==> flow/design.v <==
module fpmultiplier (output logic [31:0] product, output logic ready,
		input logic [31:0] a, input logic clock, nreset);
enum {activation, start, loada, loadb, check, special, regularcalculation,carries, final_output}state;
logic [31:0] multi_a, multi_b;
logic [47:0] manti_48bit;
logic [22:0] manti_23bit; 
logic [9:0] expon; 
logic sign;
logic infinite_a,NaN_a,zero_a,infinite_b,NaN_b,zero_b; 
assign  infinite_a = (multi_a[30:23]==8'b11111111)&&(multi_a[22:0]==0);
assign  NaN_a = (multi_a[30:23]==8'b11111111)&&(multi_a[22:0]!=0);
assign  zero_a = (multi_a[30:23]==0);
assign  infinite_b = (multi_b[30:23]==8'b11111111)&&(multi_b[22:0]==0);
assign  NaN_b = (multi_b[30:23]==8'b11111111)&&(multi_b[22:0]!=0);
assign  zero_b = (multi_b[30:23]==0); 
always_ff @(posedge clock, negedge nreset)
if (~nreset)
  begin 
  product <=0;
  multi_a <= 0;
  multi_b <= 0;
  state <= start;
  ready <= 0;
  end
else
begin 
  case (state)
    activation:
           begin
           ready <=1;
           end
    start: 
           begin
           ready <= 0;
           state <= loada;
           end
    loada: 
           begin 
           multi_a <= a;
           state <= loadb;
           end
    loadb: 
           begin
           multi_b <= a;
           state <= check;        
           end
    check:
           begin
           sign <= multi_a[31]^multi_b[31];
           if(NaN_a||infinite_a||zero_a||NaN_b||infinite_b||zero_b)
           state <= special;
           else
           state <= regularcalculation;
           end
    special:
           begin
            state <= final_output;
            if (NaN_a||NaN_b) 
              begin
              expon <= 10'b0011111111;
              manti_23bit <= 1;
              end
            else if (infinite_a||infinite_b) 
              begin
              if (zero_a|zero_b)  
                begin
                expon <= 10'b0011111111;
                manti_23bit <= 1;  
                end
              else 
                begin
                expon <= 10'b0011111111;
                manti_23bit <= 0;
                end
              end
            else 
              begin 
              expon <= 10'b0000000000;
              manti_23bit <= 0;
              end
           end
    regularcalculation:
           begin
           state <= carries;
           sign <= multi_a[31]^multi_b[31];
           manti_48bit <= {1'b1, {multi_a[22:0]}}*{1'b1, {multi_b[22:0]}};
           expon <= {2'b00,multi_a[30:23]}+{2'b00,multi_b[30:23]}-10'd127; 
           end 
    carries:
           begin 
           state <= final_output;
           if (manti_48bit[47]==1)  
             begin
             expon <= expon + 1'b1; 
             manti_48bit <= manti_48bit>>1|{{25{1'b0}},1'b1,{22{1'b0}}}; 
             end
           else
             begin  
             manti_48bit <= manti_48bit|{{25{1'b0}},1'b1,{22{1'b0}}}; 
             end
           end
    final_output:
           begin 
           ready <= 1;
           state <= start;        
           if (NaN_a||infinite_a||zero_a||NaN_b||infinite_b||zero_b)
             product <= {sign,expon[7:0],manti_23bit};
           else if ($signed(expon) >= 255)
             product <= {sign,8'b11111111,23'd0};
           else if ($signed(expon) <= 0)
             product <= {sign,31'd0};
           else 
             product <= {sign,expon[7:0],manti_48bit[45:23]};
           end 
  endcase
end
endmodule
Step by step through the tools: fpmultiplier

Tool output for the design above, in the order of the flow.
Lines are those of the file above, counted from 1.
Operators: Yosys type, input widths -> output width; for muxes data width and select width s.
Library cell names are shortened.
A cell with n/a has no value.

Top module: fpmultiplier
Clock input: clock
Standard-cell library: sky130hd
Corner: tt_025C_1v80

Word-level counts

Yosys after proc, flatten, opt, wreduce and memory -nomap, before mapping. Memory bits, and registers merged into a memory's read port (data or address), are not among the register bits. Print and check cells are not counted. Equal cells are merged and count once.

Clocked read ports x word width: 0
Input bits: 34
Elaborated cells: 76
Memory cells: 0
Bits in read-only memories: 0
Latch bits: 0
Bits in registers: 211
Output and inout bits: 33
RAM bits: 0

Bitwise logic cells: 3
Div/mod/pow operators: 0
Multiply operators: 1
$add $sub $neg: 3
Eq/ne operators: 11
Order comparisons: 2
Shifts and indexed selects: 0
Multiplexer cells: 14
Reduce/logical cells: 31

Operators with widths:

| operator              | number |
| $mul 24x24->48        | 1 |
| $pmux 32 s7           | 1 |
| $eq 32x3->1 const B   | 4 |
| $pmux 48 s2           | 1 |
| $mux 31               | 3 |
| $eq 32x2->1 const B   | 2 |
| $mux 47               | 1 |
| $logic_not 23->1      | 2 |
| $reduce_bool 23->1    | 2 |
| $eq 32x1->1 const B   | 1 |
| $eq 32x4->1 const B   | 1 |
| $logic_not 32->1      | 1 |
| $pmux 10 s3           | 1 |
| $eq 8x8->1 const B    | 2 |
| $logic_not 8->1       | 2 |
| $mux 8                | 2 |
| $add 10x1->10 const B | 1 |
| $le 10x1->1 const B   | 1 |
| $ge 10x9->1 const B   | 1 |
| $sub 9x7->10 const B  | 1 |
| $mux 10               | 1 |
| $add 8x8->9           | 1 |
| $reduce_or 2->1       | 4 |
| $logic_or 1x1->1      | 7 |
| $reduce_bool 7->1     | 1 |
| $reduce_and 2->1      | 3 |
| $reduce_and 3->1      | 2 |
| $logic_and 1x1->1     | 4 |

Other operator kinds: 9; their cells: 11.

Logic depth

Yosys ltp: most cells in a row. Word level: on the elaborated netlist, between registers, memories and ports. Mapped: between sequential cells and ports; inverters and the memories' decode and read muxes count.

Depth in word-level cells: 9
ABC_AREA: 0
Depth in mapped cells: 26

Netlist

Source: synth_stat.txt of the flow (Yosys; design flattened, memories mapped). It holds for the ABC_AREA given above (unset counts as 0); a run with the other value may have another netlist.

Cells by type:

| type     | number |
| fa_1     | 482 |
| dfrtp_1  | 104 |
| ha_1     | 186 |
| inv_1    | 610 |
| and2_1   | 239 |
| nand2_1  | 347 |
| edfxtp_1 | 37 |
| mux2_2   | 48 |
| clkbuf_1 | 117 |
| a21oi_1  | 55 |
| a22o_1   | 24 |
| nor2_1   | 56 |
| o21ai_0  | 42 |
| xnor2_1  | 18 |
| a21o_1   | 20 |
| xor2_1   | 11 |
| nor4_1   | 15 |
| nand4_1  | 13 |

Not listed: further types 53, cells in them 163.

Buffer cells: 122
Cells in the netlist: 2587
Sequential area: 0.0037398 sq mm
Flip-flops: 142
Mapped area: 0.024511 sq mm

Path before layout

Source: OpenSTA report_checks on the synthesized netlist (no wires, ideal clock, input and output delay 20% of the period each), path of least setup slack; recovery checks are left aside. Register names are those of the netlist, which keeps one name where synthesis merged equal registers.

Kind: register to register
Start: register multi_a[7]
End: register manti_48bit[45]
Data arrival time: 6.445 ns
Clock period: 9.0 ns
Slack: 2.290 ns
Setup time: 0.265 ns
Stages on the path: 24
Data required time: 8.735 ns
Delay of the path: 6.710 ns
Launch time at the first pin: 0.000 ns
Buffers on the path: 2
Synthesis period reached: 6.71 ns

"delay of the path" is the arrival time less input delay plus setup time.
"stages on the path" counts driving pins, that of a launching flip-flop among them; a cell with two outputs on the path counts twice.
"synthesis period reached" = period - worst setup slack (recovery checks aside). The figure is calculated, with input and output delays left at 20% of the set period.
Between the ends stands the longest chain of elaborated cells between them, by number of cells; it is not shown to be the way that was timed. Of several equally long chains one is given.
A line is the first line of the expression or statement that the cell stems from. Yosys adds cells for indexed reads and writes and turns some case tables into memories.
At most two assigning lines are given for a register; there are more.

Cells stage by stage: dfrtp_1 > clkbuf_1 > clkbuf_1 > nand2_1 > fa_1 > inv_1 > fa_1 > inv_1 > fa_1 > inv_1 > fa_1 > fa_1 > fa_1 > inv_1 > fa_1 > inv_1 > ha_1 > nand4_1 > nor4_4 > o211ai_2 > a21bo_4 > a21o_1 > a2111oi_4 > nor3_1
Cells in the longest elaborated chain: 2
Elaborated cells on any way between the ends: 2
Source lines of those cells: 2
Classes of those cells: mul: 1; mux: 1

Ends and longest elaborated chain, post-synthesis:

| what           | RTL line | RTL |
| from (decl)    | 4        | `logic [31:0] multi_a, multi_b;` |
| from (assign)  | 20       | `multi_a <= 0;` |
| from (assign)  | 39       | `multi_a <= a;` |
| $mul 24x24->48 | 86       | `manti_48bit <= {1'b1, {multi_a[22:0]}}*{1'b1, {multi_b[22:0]}};` |
| $pmux 48 s2    | 27       | `case (state)` |
| to (assign)    | 86       |  |
| to (assign)    | 95       | `manti_48bit <= manti_48bit>>1\|{{25{1'b0}},1'b1,{22{1'b0}}};` |
| to (decl)      | 5        | `logic [47:0] manti_48bit;` |

Worst path after layout

From the final timing report of flow run 1: the path of least setup slack in the routed layout; clock arrival at registers is part of the times.

Kind: register to register
Start: register multi_a[10]
End: register manti_48bit[41]
Data arrival time: 8.16 ns
Buffers on the path: 3
Setup time: 0.25 ns
Data required time: 8.40 ns
Clock period: 8.18 ns
Stages on the path: 24
Launch time at the first pin: 0.48 ns
Slack: 0.24 ns

Between the ends stands the longest chain of elaborated cells between them, by number of cells; it is not shown to be the way that was timed. Of several equally long chains one is given.
At most two assigning lines are given for a register; there are more.

Cells stage by stage: dfrtp_1 > buf_4 > and2_1 > fa_1 > inv_1 > fa_1 > fa_1 > inv_1 > fa_1 > fa_1 > fa_1 > inv_1 > fa_1 > inv_1 > ha_1 > buf_4 > o211ai_1 > a31oi_1 > a2111oi_4 > a21boi_0 > buf_4 > o211ai_1 > a211oi_1 > a311oi_1
Cells in the longest elaborated chain: 2
Elaborated cells on any way between the ends: 2
Source lines of those cells: 2
Classes of those cells: mul: 1; mux: 1

Ends and longest elaborated chain, after layout:

| what           | RTL line | RTL |
| from (decl)    | 4        | `logic [31:0] multi_a, multi_b;` |
| from (assign)  | 20       | `multi_a <= 0;` |
| from (assign)  | 39       | `multi_a <= a;` |
| $mul 24x24->48 | 86       | `manti_48bit <= {1'b1, {multi_a[22:0]}}*{1'b1, {multi_b[22:0]}};` |
| $pmux 48 s2    | 27       | `case (state)` |
| to (assign)    | 86       |  |
| to (assign)    | 95       | `manti_48bit <= manti_48bit>>1\|{{25{1'b0}},1'b1,{22{1'b0}}};` |
| to (decl)      | 5        | `logic [47:0] manti_48bit;` |

Flow measurements of fpmultiplier on sky130hd: 3 stored runs with different settings, listed in no order. Input and output delays are each 20% of the period that was set; the output load is 0.01 pF.
"clock period reached" means the clock period less the worst setup slack. The figure is calculated, with input and output delays left at 20% of the set period.
By "time of the worst setup path" is meant the share of the clock period that the worst setup path is allowed (20% is reserved at inputs, 20% at outputs), minus its slack. Clock arrival times at its registers enter into it.
By "total power of the final layout" is meant OpenSTA's value without simulated activity: inputs other than the clock are taken to toggle once in ten clock periods, and the tool carries that through the logic.

## Flow run 1

==> flow/run.sh <==
#!/bin/bash
# the make line also repeats the synthesis and layout settings of config.mk as NAME=value (left out here)
make -C /OpenROAD-flow-scripts/flow DESIGN_CONFIG=/design/flow/config.mk WORK_HOME=/design/flow/orfs CLKGATE_MAP_FILE= finish
==> flow/config.mk <==
export PLATFORM = sky130hd
export DESIGN_NAME = fpmultiplier
export DESIGN_NICKNAME = fpmultiplier
export VERILOG_FILES = /design/flow/design.v
export SDC_FILE = /design/flow/constraint.sdc
export NUM_CORES = 4
export LEC_CHECK = 0
export CAP_MARGIN = 20
export CELL_PAD_IN_SITES_DETAIL_PLACEMENT = 2
export CELL_PAD_IN_SITES_GLOBAL_PLACEMENT = 3
export CORE_ASPECT_RATIO = 1.3
export CORE_MARGIN = 4
export CORE_UTILIZATION = 30
export CTS_CLUSTER_DIAMETER = 343
export CTS_CLUSTER_SIZE = 24
export GPL_ROUTABILITY_DRIVEN = 1
export GPL_TIMING_DRIVEN = 1
export HOLD_SLACK_MARGIN = 0.12
export MAX_ROUTING_LAYER = met5
export PLACE_DENSITY_LB_ADDON = 0.11
export SLEW_MARGIN = 5
export TNS_END_PERCENT = 5
==> flow/constraint.sdc <==
create_clock -name core_clock -period 8.18 [get_ports {clock}]
set_input_delay 1.6360 -clock core_clock [delete_from_list [all_inputs] [get_ports {clock}]]
set_output_delay 1.6360 -clock core_clock [all_outputs]
set_load 0.01 [all_outputs]

| result of flow run 1 | value |
|---|---|
| standard-cell area after layout | 0.027654 sq mm |
| post-route worst hold slack | 0.401 ns |
| area of the synthesized netlist | 0.024511 sq mm |
| total die area | 0.0863796 sq mm |
| clock period reached | 7.939 ns |
| post-layout utilization | 0.341 |
| sum of negative setup slack | 0.000 ns |
| total power of the final layout | 1.641 mW |
| time of the worst setup path | 7.94 ns |
| type of the worst setup path | register to register |
| lowest setup slack | 0.241 ns |

## Flow run 2

==> flow/run.sh <==
#!/bin/bash
# the make line also repeats the synthesis and layout settings of config.mk as NAME=value (left out here)
make -C /OpenROAD-flow-scripts/flow DESIGN_CONFIG=/design/flow/config.mk WORK_HOME=/design/flow/orfs CLKGATE_MAP_FILE= finish
==> flow/config.mk <==
export PLATFORM = sky130hd
export DESIGN_NAME = fpmultiplier
export DESIGN_NICKNAME = fpmultiplier
export VERILOG_FILES = /design/flow/design.v
export SDC_FILE = /design/flow/constraint.sdc
export NUM_CORES = 4
export LEC_CHECK = 0
export CAP_MARGIN = 35
export CELL_PAD_IN_SITES_DETAIL_PLACEMENT = 0
export CORE_MARGIN = 2
export CORE_UTILIZATION = 23
export GPL_ROUTABILITY_DRIVEN = 0
export PLACE_DENSITY_LB_ADDON = 0.08
export SETUP_SLACK_MARGIN = 0.6
export SLEW_MARGIN = 20
export TNS_END_PERCENT = 90
==> flow/constraint.sdc <==
create_clock -name core_clock -period 7.55 [get_ports {clock}]
set_input_delay 1.5100 -clock core_clock [delete_from_list [all_inputs] [get_ports {clock}]]
set_output_delay 1.5100 -clock core_clock [all_outputs]
set_load 0.01 [all_outputs]

| result of flow run 2 | value |
|---|---|
| standard-cell area after layout | 0.0291392 sq mm |
| post-route worst hold slack | 0.401 ns |
| area of the synthesized netlist | 0.024511 sq mm |
| total die area | 0.109197 sq mm |
| clock period reached | 7.003 ns |
| post-layout utilization | 0.276 |
| sum of negative setup slack | 0.000 ns |
| total power of the final layout | 1.772 mW |
| time of the worst setup path | 7.00 ns |
| type of the worst setup path | register to register |
| lowest setup slack | 0.547 ns |

## Flow run 3

==> flow/run.sh <==
#!/bin/bash
# the make line also repeats the synthesis and layout settings of config.mk as NAME=value (left out here)
make -C /OpenROAD-flow-scripts/flow DESIGN_CONFIG=/design/flow/config.mk WORK_HOME=/design/flow/orfs CLKGATE_MAP_FILE= finish
==> flow/config.mk <==
export PLATFORM = sky130hd
export DESIGN_NAME = fpmultiplier
export DESIGN_NICKNAME = fpmultiplier
export VERILOG_FILES = /design/flow/design.v
export SDC_FILE = /design/flow/constraint.sdc
export NUM_CORES = 4
export LEC_CHECK = 0
export ABC_AREA = 1
export CAP_MARGIN = 20
export CORE_ASPECT_RATIO = 1.02
export CORE_MARGIN = 9
export CORE_UTILIZATION = 40
export CTS_CLUSTER_SIZE = 72
export GPL_TIMING_DRIVEN = 0
export PLACE_DENSITY = 0.6
export SETUP_SLACK_MARGIN = 1.93
export SLEW_MARGIN = 25
==> flow/constraint.sdc <==
create_clock -name core_clock -period 9.37 [get_ports {clock}]
set_input_delay 1.8740 -clock core_clock [delete_from_list [all_inputs] [get_ports {clock}]]
set_output_delay 1.8740 -clock core_clock [all_outputs]
set_load 0.01 [all_outputs]

| result of flow run 3 | value |
|---|---|
| standard-cell area after layout | 0.0282734 sq mm |
| post-route worst hold slack | 0.400 ns |
| area of the synthesized netlist | 0.025756 sq mm |
| total die area | 0.0738485 sq mm |
| clock period reached | 7.270 ns |
| post-layout utilization | 0.446 |
| sum of negative setup slack | 0.000 ns |
| total power of the final layout | 1.320 mW |
| time of the worst setup path | 7.27 ns |
| type of the worst setup path | register to register |
| lowest setup slack | 2.100 ns |
